==> flow/design.v <==
module MAC (
  input  wire        clk    ,
  input  wire        rst    ,
  input  wire [ 7:0] a_in   ,
  input  wire [ 7:0] w_in   ,
  input  wire [23:0] sum_in ,
  output reg  [23:0] sum_out,
  output wire [ 7:0] a_out  ,
  output wire [ 7:0] w_out
);
  reg [7:0] a_reg, w_reg;
  wire [23:0] sum    ;
  wire [15:0] product;
  assign product = a_reg * w_reg;
  assign sum     = sum_in + product;
  assign a_out   = a_reg;
  assign w_out   = w_reg;
  always @(posedge clk) begin
    a_reg   <= a_in;
    w_reg   <= w_in;
    sum_out <= sum;
  end
endmodule
module Quantization (
  input  wire [23:0] data_in ,
  output wire [ 7:0] data_out
);
  assign data_out = data_in < 255 ? data_in : 255;
endmodule
module Activation (
  input  wire [7:0] data_in ,
  input  wire [7:0] thresh  ,
  output wire [7:0] data_out
);
  assign data_out = data_in < thresh ? 0 : data_in;
endmodule
module Array #(parameter N = 4) (
  input  wire       clk          ,
  input  wire       rst          ,
  input  wire       start        ,
  input  wire [8*N-1:0] a_in    ,
  input  wire [8*N-1:0] w_in    ,
  output wire [8*N-1:0] y_out   ,
  output wire       ready        ,
  output wire       done
);
  wire [ 7:0] mac_a_in   [0:N-1][0:N-1];
  wire [ 7:0] mac_w_in   [0:N-1][0:N-1];
  wire [23:0] mac_sum_in [0:N-1][0:N-1];
  wire [23:0] mac_sum_out[0:N-1][0:N-1];
  wire [ 7:0] mac_a_out  [0:N-1][0:N-1];
  wire [ 7:0] mac_w_out  [0:N-1][0:N-1];
  wire [7:0] quantization[0:N-1];
  wire [7:0] activation  [0:N-1];
  parameter IDLE         = 2'b00;
  parameter LOAD_WEIGHTS = 2'b01;
  parameter COMPUTE      = 2'b10;
  parameter DONE         = 2'b11;
  reg [ 1:0] state, next_state;
  reg [31:0] counter;
  always @(posedge clk or posedge rst) begin
    if (rst) begin
      state <= IDLE;
    end else begin
      state <= next_state;
    end
  end
  always @(*) begin
    case (state)
      IDLE : begin
        next_state <= start ? LOAD_WEIGHTS : IDLE;
      end
      LOAD_WEIGHTS : begin
        next_state <= counter == N-1 ? COMPUTE : LOAD_WEIGHTS;
      end
      COMPUTE : begin
        next_state <= counter == 4*N-1 ? DONE : COMPUTE;
      end
      DONE : begin
        next_state <= IDLE;
      end
      default : next_state <= IDLE;
    endcase
  end
  assign ready = state == IDLE;
  assign done  = state == DONE;
  always @(posedge clk or posedge rst) begin
    if (rst) begin
      counter <= 0;
    end else begin
      if (state == IDLE) begin
        counter <= 0;
      end else begin
        counter <= counter + 1;
      end
    end
  end
  generate
    for (genvar i = 0; i < N; i = i + 1) begin
      for (genvar j = 0; j < N; j = j + 1) begin
        MAC mac_i_j (
          .clk(clk),
          .rst(rst),
          .a_in(mac_a_in[i][j]),
          .w_in(mac_w_in[i][j]),
          .sum_in(mac_sum_in[i][j]),
          .sum_out(mac_sum_out[i][j]),
          .a_out(mac_a_out[i][j]),
          .w_out(mac_w_out[i][j])
        );
        if (j != N-1) begin
          assign mac_a_in[i][j+1] = mac_a_out[i][j];
        end
        if (i != N-1) begin
          assign mac_sum_in[i+1][j] = mac_sum_out[i][j];
        end
        if (i > 0)
          assign mac_w_in[i][j] = state == LOAD_WEIGHTS ? mac_w_out[i-1][j] : mac_w_out[i][j];
      end
      assign mac_sum_in[0][i] = 0;
      assign mac_a_in[i][0]   = a_in[8*i+:8];
      assign mac_w_in[0][i]   = state == LOAD_WEIGHTS ? w_in[8*i+:8] : mac_w_out[0][i];
    end
  endgenerate
  generate
    for (genvar i = 0; i < N; i = i + 1) begin
      Quantization quantization_i (
        .data_in(mac_sum_out[N-1][i]),
        .data_out(quantization[i])
      );
      Activation activation_i (
        .data_in (quantization[i]),
        .thresh  (10             ),
        .data_out(activation[i]  )
      );
      assign y_out[8*i+:8] = activation[i];
    end
  endgenerate
endmodule
module top #(parameter N = 4) (
  input  wire           clk  ,
  input  wire           rst  ,
  input  wire           start,
  input  wire [8*N-1:0] a_in ,
  input  wire [8*N-1:0] w_in ,
  output wire [8*N-1:0] y_out,
  output wire           ready,
  output wire           done
);
  Array #(.N(N)) dut (
    .clk  (clk  ),
    .rst  (rst  ),
    .start(start),
    .a_in (a_in ),
    .w_in (w_in ),
    .y_out(y_out),
    .ready(ready),
    .done (done )
  );
endmodule
Lab notebook: top

* Reports on top
Tool output for the design above before and after an edit, in the order of the flow.
Lines under "original" count in the file above, lines under "edited" in the edited file.
"change" is "edited" less "original", of the values as shown; "relative change" is that difference over "original", in percent.
Operators carry their Yosys type and port widths (W data, S select, Z words).
Library cell names are shortened.
A cell with - has no value.
- Top :: top
- Clock :: clk
- Library :: sky130hd
- Library corner :: tt_025C_1v80

* The edit
The edit as a unified diff against the file above.
The edited RTL no longer does the same as the RTL above: the edit was made by script, with no optimisation intended.
#+begin_src diff
@@ -19,6 +19,6 @@
     a_reg   <= a_in;
     w_reg   <= w_in;
-    sum_out <= sum;
   end
+  always @(*) sum_out = sum;
 endmodule
 module Quantization (
#+end_src

* Word-level counts
Counts by Yosys on the flattened word-level netlist (proc, flatten, opt, wreduce). Print and check cells are left out. Cells with the same type and inputs are merged into one.
** Bit counts
- flip-flop bits (word level) :: original 614, edited 290, change -324, relative change -52.77%
- input bits :: original 67, edited 67, change 0, relative change 0.00%
- output and inout port bits :: original 34, edited 34, change 0, relative change 0.00%
- word-level cells :: original 106, edited 90, change -16, relative change -15.09%
** Cells by class
- add/sub/neg operators :: original 13, edited 13, change 0, relative change 0.00%
- $mul :: original 16, edited 16, change 0, relative change 0.00%
- $lt $le $gt $ge :: original 8, edited 8, change 0, relative change 0.00%
- equality and inequality tests :: original 5, edited 5, change 0, relative change 0.00%
- muxes and demuxes :: original 13, edited 13, change 0, relative change 0.00%
- reductions and logical operators :: original 1, edited 1, change 0, relative change 0.00%
** Operators with widths
- $add A17 B16 Y18 :: original 4, edited 0, change -4, relative change -100.00%
- $add A24 B16 Y24 :: original 4, edited 8, change +4, relative change +100.00%
- $mul A8 B8 Y16 :: original 16, edited 16, change 0, relative change 0.00%
- $mux W8 :: original 8, edited 8, change 0, relative change 0.00%
- $add A16 B16 Y17 :: original 4, edited 4, change 0, relative change 0.00%
- $lt A24 B8 Y1 const B :: original 4, edited 4, change 0, relative change 0.00%
- $lt A8 B4 Y1 const B :: original 4, edited 4, change 0, relative change 0.00%
- $eq A2 B2 Y1 const B :: original 2, edited 2, change 0, relative change 0.00%
- $mux W1 :: original 2, edited 2, change 0, relative change 0.00%
- $add A32 B1 Y32 const B :: original 1, edited 1, change 0, relative change 0.00%
- $eq A2 B1 Y1 const B :: original 1, edited 1, change 0, relative change 0.00%
- $eq A32 B2 Y1 const B :: original 1, edited 1, change 0, relative change 0.00%
- $eq A32 B4 Y1 const B :: original 1, edited 1, change 0, relative change 0.00%
- $logic_not A2 Y1 :: original 1, edited 1, change 0, relative change 0.00%
- $mux W2 :: original 1, edited 1, change 0, relative change 0.00%
- $mux W32 :: original 1, edited 1, change 0, relative change 0.00%
- $pmux W2 S4 :: original 1, edited 1, change 0, relative change 0.00%

* Longest topological paths
Depth = most cells in a row (Yosys ltp): at word level without a register or memory, in the mapped netlist without a sequential cell, where the memories' decode and read muxes count.
** Logic depth
- depth in word-level cells :: original 4, edited 8, change +4, relative change +100.00%
- ABC_AREA :: original 0, edited 0
- depth in mapped cells :: original 18, edited 34, change +16, relative change +88.89%
- gate-level depth less buffers :: original 17, edited 33, change +16, relative change +94.12%

* Netlist
Yosys stat after the flow's synthesis: flattened, memories mapped to cells. It holds for the ABC_AREA given above (unset counts as 0); a run with the other value may have another netlist.
** Mapped netlist
- mapped cells :: original 5579, edited 4756, change -823, relative change -14.75%
- synthesis area (µm²) :: original 53909.2, edited 46213.1, change -7696.1, relative change -14.28%
- sequential part of the area (µm²) :: original 12913.6, edited 7308.3, change -5605.3, relative change -43.41%
- mapped flip-flops :: original 572, edited 292, change -280, relative change -48.95%
- buffer cells :: original 34, edited 27, change -7, relative change -20.59%
** Cells by type
- dfxtp_1 :: original 408, edited 128, change -280, relative change -68.63%
- inv_1 :: original 1376, edited 1167, change -209, relative change -15.19%
- fa_1 :: original 748, edited 840, change +92, relative change +12.30%
- xnor2_1 :: original 137, edited 49, change -88, relative change -64.23%
- ha_1 :: original 613, edited 549, change -64, relative change -10.44%
- a21oi_1 :: original 143, edited 82, change -61, relative change -42.66%
- nor2_1 :: original 154, edited 95, change -59, relative change -38.31%
- and2_1 :: original 645, edited 603, change -42, relative change -6.51%
- a21o_1 :: original 57, edited 23, change -34, relative change -59.65%
- o21ai_1 :: original 37, edited 15, change -22, relative change -59.46%
- nand3_1 :: original 31, edited 50, change +19, relative change +61.29%
- nand2b_1 :: original 33, edited 15, change -18, relative change -54.55%
- nor2b_1 :: original 35, edited 18, change -17, relative change -48.57%
- nor4_1 :: original 31, edited 15, change -16, relative change -51.61%
- xor2_1 :: original 54, edited 39, change -15, relative change -27.78%
- o21bai_1 :: original 22, edited 10, change -12, relative change -54.55%
- or3_1 :: original 8, edited 20, change +12, relative change +150.00%
- and3_1 :: original 12, edited 23, change +11, relative change +91.67%
The list need not be complete.
The figures by module come from a second, unflattened synthesis with its own total; it is not the netlist above.
** Unflattened totals
- cells (unflattened synthesis) :: original 6788, edited 6580, change -208, relative change -3.06%
- area total of the unflattened synthesis (µm²) :: original 62760.2, edited 56454.1, change -6306.1, relative change -10.05%
Each row is one instance without its submodules.
** Modules, original
- MAC :: times used 16, cells 391, area 3624.7 µm², seq. area 800.8 µm²
- Array #(N=4) :: times used 1, cells 348, area 3438.3 µm², seq. area 902.1 µm²
- Activation :: times used 4, cells 33, area 250.2 µm², seq. area 0.0 µm²
- Quantization :: times used 4, cells 13, area 81.3 µm², seq. area 0.0 µm²
- top :: times used 1, cells 0, area 0.0 µm², seq. area 0.0 µm²
** Modules, edited
- MAC :: times used 16, cells 378, area 3230.6 µm², seq. area 320.3 µm²
- Array #(N=4) :: times used 1, cells 348, area 3438.3 µm², seq. area 902.1 µm²
- Activation :: times used 4, cells 33, area 250.2 µm², seq. area 0.0 µm²
- Quantization :: times used 4, cells 13, area 81.3 µm², seq. area 0.0 µm²
- top :: times used 1, cells 0, area 0.0 µm², seq. area 0.0 µm²

* Timing after synthesis
OpenSTA on the mapped netlist: ideal clock, no wires. The path of least setup slack (recovery checks aside). Input and output delay are each 20% of the period. Register names are those of the netlist, which keeps one name where synthesis merged equal registers.
** Path after synthesis
- path kind :: original register to register, edited register to output
- start point :: original reg dut.genblk1[1].genblk1[2].mac_i_j.a_reg[5], edited reg dut.genblk1[0].genblk1[3].mac_i_j.a_reg[5]
- end point :: original reg dut.genblk1[1].genblk1[2].mac_i_j.sum_out[14], edited out y_out[31]
- period (ns) :: original 5.0, edited 5.0, change 0.0, relative change 0.00%
- output delay (ns) :: edited 1.000
- setup time (ns) :: original 0.064
- time at the first pin (ns) :: original 0.000, edited 0.000, change 0.000
- arrival (ns) :: original 4.337, edited 8.708, change +4.371, relative change +100.78%
- data required time (ns) :: original 4.936, edited 4.000, change -0.936, relative change -18.96%
- setup slack (ns) :: original 0.600, edited -4.708, change -5.308
- delay of the path (ns) :: original 4.401, edited 8.708, change +4.307, relative change +97.86%
- stages :: original 16, edited 32, change +16, relative change +100.00%
- path buffers :: original 1, edited 2, change +1, relative change +100.00%
- synthesis period reached (ns) :: original 4.4, edited 9.708, change +5.308, relative change +120.64%
"delay of the path" = arrival - input delay + setup time.
At an output port there is no setup time.
"stages": output pins that drive a net of the path, with the launching flip-flop's if there is one; two outputs of one cell count as two.
"synthesis period reached" is the clock period less the worst setup slack; recovery checks do not enter. This is arithmetic on one report: input and output delays are still those of the set period (20% each).
The rows between start and end are the longest chain of elaborated cells between them; the timing report does not say that the signal goes this way. Where chains are equally long, one stands for them.
Each line given opens the expression or statement behind the cell; cells for indexed reads and writes are added by Yosys, which also makes memories of some case tables.
On the way, after synthesis, original:
- Path through :: dfxtp_1 > clkbuf_1 > nand2_1 > fa_1 > inv_1 > fa_1 > fa_1 > inv_1 > fa_1 > inv_1 > ha_1 > a2111o_1 > o21ai_1 > o21ai_1 > or4_1 > nand4_1
- Cells in the longest elaborated chain :: 2
- Elaborated cells between the ends (all ways) :: 2
- Source lines of those cells :: 2
- Classes of those cells :: add/sub: 1; mul: 1
** Ends and longest elaborated chain, after synthesis, original
- start, declared :: line 11 : reg [7:0] a_reg, w_reg;
- start, assigned :: line 19 : a_reg   <= a_in;
- $mul A8 B8 Y16 :: line 14
- $add A16 B16 Y17 :: line 15
- end, assigned :: line 21 : sum_out <= sum;
- end, declared :: line 7 : output reg  [23:0] sum_out,
On the way, after synthesis, edited:
- Path through :: dfxtp_1 > clkbuf_1 > nand2_1 > fa_1 > fa_1 > fa_1 > fa_1 > fa_1 > fa_1 > inv_1 > ha_1 > o21a_1 > o31a_1 > o211ai_1 > nand2_1 > a21oi_1 > xnor2_1 > ha_1 > fa_1 > inv_1 > fa_1 > fa_1 > inv_1 > ha_1 > buf_4 > nor3b_1 > or4_4 > nor4_2 > nand3_1 > or4_4 > nor4_4 > nand4b_1
- Cells in the longest elaborated chain :: 8
- Elaborated cells between the ends (all ways) :: 8
- Source lines of those cells :: 4
- Classes of those cells :: add/sub: 3; mul: 1; compare: 2; mux: 2
** Ends and longest elaborated chain, after synthesis, edited
- start, declared :: line 11 : reg [7:0] a_reg, w_reg;
- start, assigned :: line 19 : a_reg   <= a_in;
- $mul A8 B8 Y16 :: line 14
- $add A16 B16 Y17 :: line 15
- $add A24 B16 Y24 x2 :: line 15
- $lt A24 B8 Y1 :: line 28 : assign data_out = data_in < 255 ? data_in : 255;
- $mux W8 :: line 28
- $lt A8 B4 Y1 :: line 35 : assign data_out = data_in < thresh ? 0 : data_in;
- $mux W8 :: line 35
- end, declared :: line 146 : output wire [8*N-1:0] y_out,

* Timing after layout
Path of least setup slack in the final report of the runs of pair A (OpenROAD, finished layout, wires in). Where an end is a register, its clock arrival counts in the times.
** Path after layout
- path kind :: original register to register, edited register to output
- start point :: original reg dut.genblk1[1].genblk1[2].mac_i_j.w_reg[3], edited reg dut.genblk1[1].genblk1[3].mac_i_j.w_reg[3]
- end point :: original reg dut.genblk1[1].genblk1[2].mac_i_j.sum_out[14], edited out y_out[28]
- period (ns) :: original 4.76, edited 4.76, change 0.00, relative change 0.00%
- output delay (ns) :: edited 0.95
- setup time (ns) :: original 0.06
- time at the first pin (ns) :: original 0.67, edited 0.58, change -0.09, relative change -13.43%
- arrival (ns) :: original 5.15, edited 9.43, change +4.28, relative change +83.11%
- data required time (ns) :: original 5.35, edited 3.81, change -1.54, relative change -28.79%
- setup slack (ns) :: original 0.20, edited -5.62, change -5.82
- stages :: original 15, edited 33, change +18, relative change +120.00%
- path buffers :: original 0, edited 3, change +3
The rows between start and end are the longest chain of elaborated cells between them; the timing report does not say that the signal goes this way. Where chains are equally long, one stands for them.
On the way, after layout, original:
- Path through :: edfxtp_1 > nand2_1 > fa_1 > inv_1 > fa_1 > fa_1 > inv_1 > fa_1 > inv_1 > ha_1 > a2111o_1 > o21ai_1 > o21ai_2 > or4_1 > nand4_1
- Cells in the longest elaborated chain :: 2
- Elaborated cells between the ends (all ways) :: 2
- Source lines of those cells :: 2
- Classes of those cells :: add/sub: 1; mul: 1
** Ends and longest elaborated chain, after layout, original
- start, declared :: line 11 : reg [7:0] a_reg, w_reg;
- start, assigned :: line 20 : w_reg   <= w_in;
- $mul A8 B8 Y16 :: line 14
- $add A16 B16 Y17 :: line 15
- end, assigned :: line 21 : sum_out <= sum;
- end, declared :: line 7 : output reg  [23:0] sum_out,
On the way, after layout, edited:
- Path through :: edfxtp_1 > buf_4 > and2_1 > fa_1 > inv_1 > fa_1 > inv_1 > fa_1 > fa_1 > fa_1 > inv_1 > fa_1 > inv_2 > ha_4 > a21o_1 > a31o_4 > a211oi_4 > xnor2_2 > fa_1 > inv_1 > fa_1 > fa_1 > inv_1 > ha_1 > nor3b_4 > or4_4 > nor4_4 > nand3_1 > or4_4 > nor4_4 > buf_6 > nand4_1 > buf_2
- Cells in the longest elaborated chain :: 8
- Elaborated cells between the ends (all ways) :: 8
- Source lines of those cells :: 4
- Classes of those cells :: add/sub: 3; mul: 1; compare: 2; mux: 2
** Ends and longest elaborated chain, after layout, edited
- start, declared :: line 11 : reg [7:0] a_reg, w_reg;
- start, assigned :: line 20 : w_reg   <= w_in;
- $mul A8 B8 Y16 :: line 14
- $add A16 B16 Y17 :: line 15
- $add A24 B16 Y24 x2 :: line 15
- $lt A24 B8 Y1 :: line 28 : assign data_out = data_in < 255 ? data_in : 255;
- $mux W8 :: line 28
- $lt A8 B4 Y1 :: line 35 : assign data_out = data_in < thresh ? 0 : data_in;
- $mux W8 :: line 35
- end, declared :: line 146 : output wire [8*N-1:0] y_out,

* Measured runs
Both versions went through the flow (Yosys, OpenROAD) with the same settings in each pair. Constraints: input delay and output delay 20% of the set period each, output load 0.01 pF.
Flow settings, pair A:
- CORE_UTILIZATION :: 40
- period_ns :: 4.76
- CAP_MARGIN :: 20
- CORE_MARGIN :: 2
- SLEW_MARGIN :: 20
** Results, pair A
- mapped cell area after synthesis (µm²) :: original 53909.2, edited 46213.1, change -7696.1, relative change -14.28%
- area of the die (µm²) :: original 137726.0, edited 118267.0, change -19459.0, relative change -14.13%
- standard-cell area after routing (µm²) :: original 60133.9, edited 58359.7, change -1774.2, relative change -2.95%
- utilization (%) :: original 45.0, edited 51.0, change +6.0
- setup slack of the critical path (ns) :: original 0.203, edited -5.619, change -5.822
- total negative slack (ns) :: original 0.000, edited -173.506, change -173.506
- final worst hold slack (ns) :: original 0.418, edited 0.440, change +0.022
- achieved clock period (ns) :: original 4.557, edited 10.379, change +5.822, relative change +127.76%
Flow settings, pair B:
- CELL_PAD_IN_SITES_DETAIL_PLACEMENT :: 0
- CELL_PAD_IN_SITES_GLOBAL_PLACEMENT :: 0
- CORE_ASPECT_RATIO :: 1.52
- CORE_UTILIZATION :: 67
- CTS_CLUSTER_DIAMETER :: 134
- GPL_TIMING_DRIVEN :: 0
- MAX_ROUTING_LAYER :: met5
- MIN_ROUTING_LAYER :: met2
- PLACE_DENSITY :: 0.59
- SLEW_MARGIN :: 20
- TNS_END_PERCENT :: 90
- period_ns :: 2.92
- CAP_MARGIN :: 20
- CORE_MARGIN :: 2
** Results, pair B
- mapped cell area after synthesis (µm²) :: original 53909.2, edited 46213.1, change -7696.1, relative change -14.28%
- area of the die (µm²) :: original 82795.8, edited 71137.0, change -11658.8, relative change -14.08%
- standard-cell area after routing (µm²) :: original 66605.1, edited 53277.3, change -13327.8, relative change -20.01%
- utilization (%) :: original 83.3, edited 78.1, change -5.2
- setup slack of the critical path (ns) :: original -1.679, edited -7.246, change -5.567
- total negative slack (ns) :: original -221.810, edited -228.253, change -6.443
- final worst hold slack (ns) :: original 0.348, edited 0.357, change +0.009
- achieved clock period (ns) :: original 4.599, edited 10.166, change +5.567, relative change +121.05%
"achieved clock period": clock period set for the run, less the worst setup slack. It is reckoned from that one timing run; input and output delays stay at 20% of the period that was set.
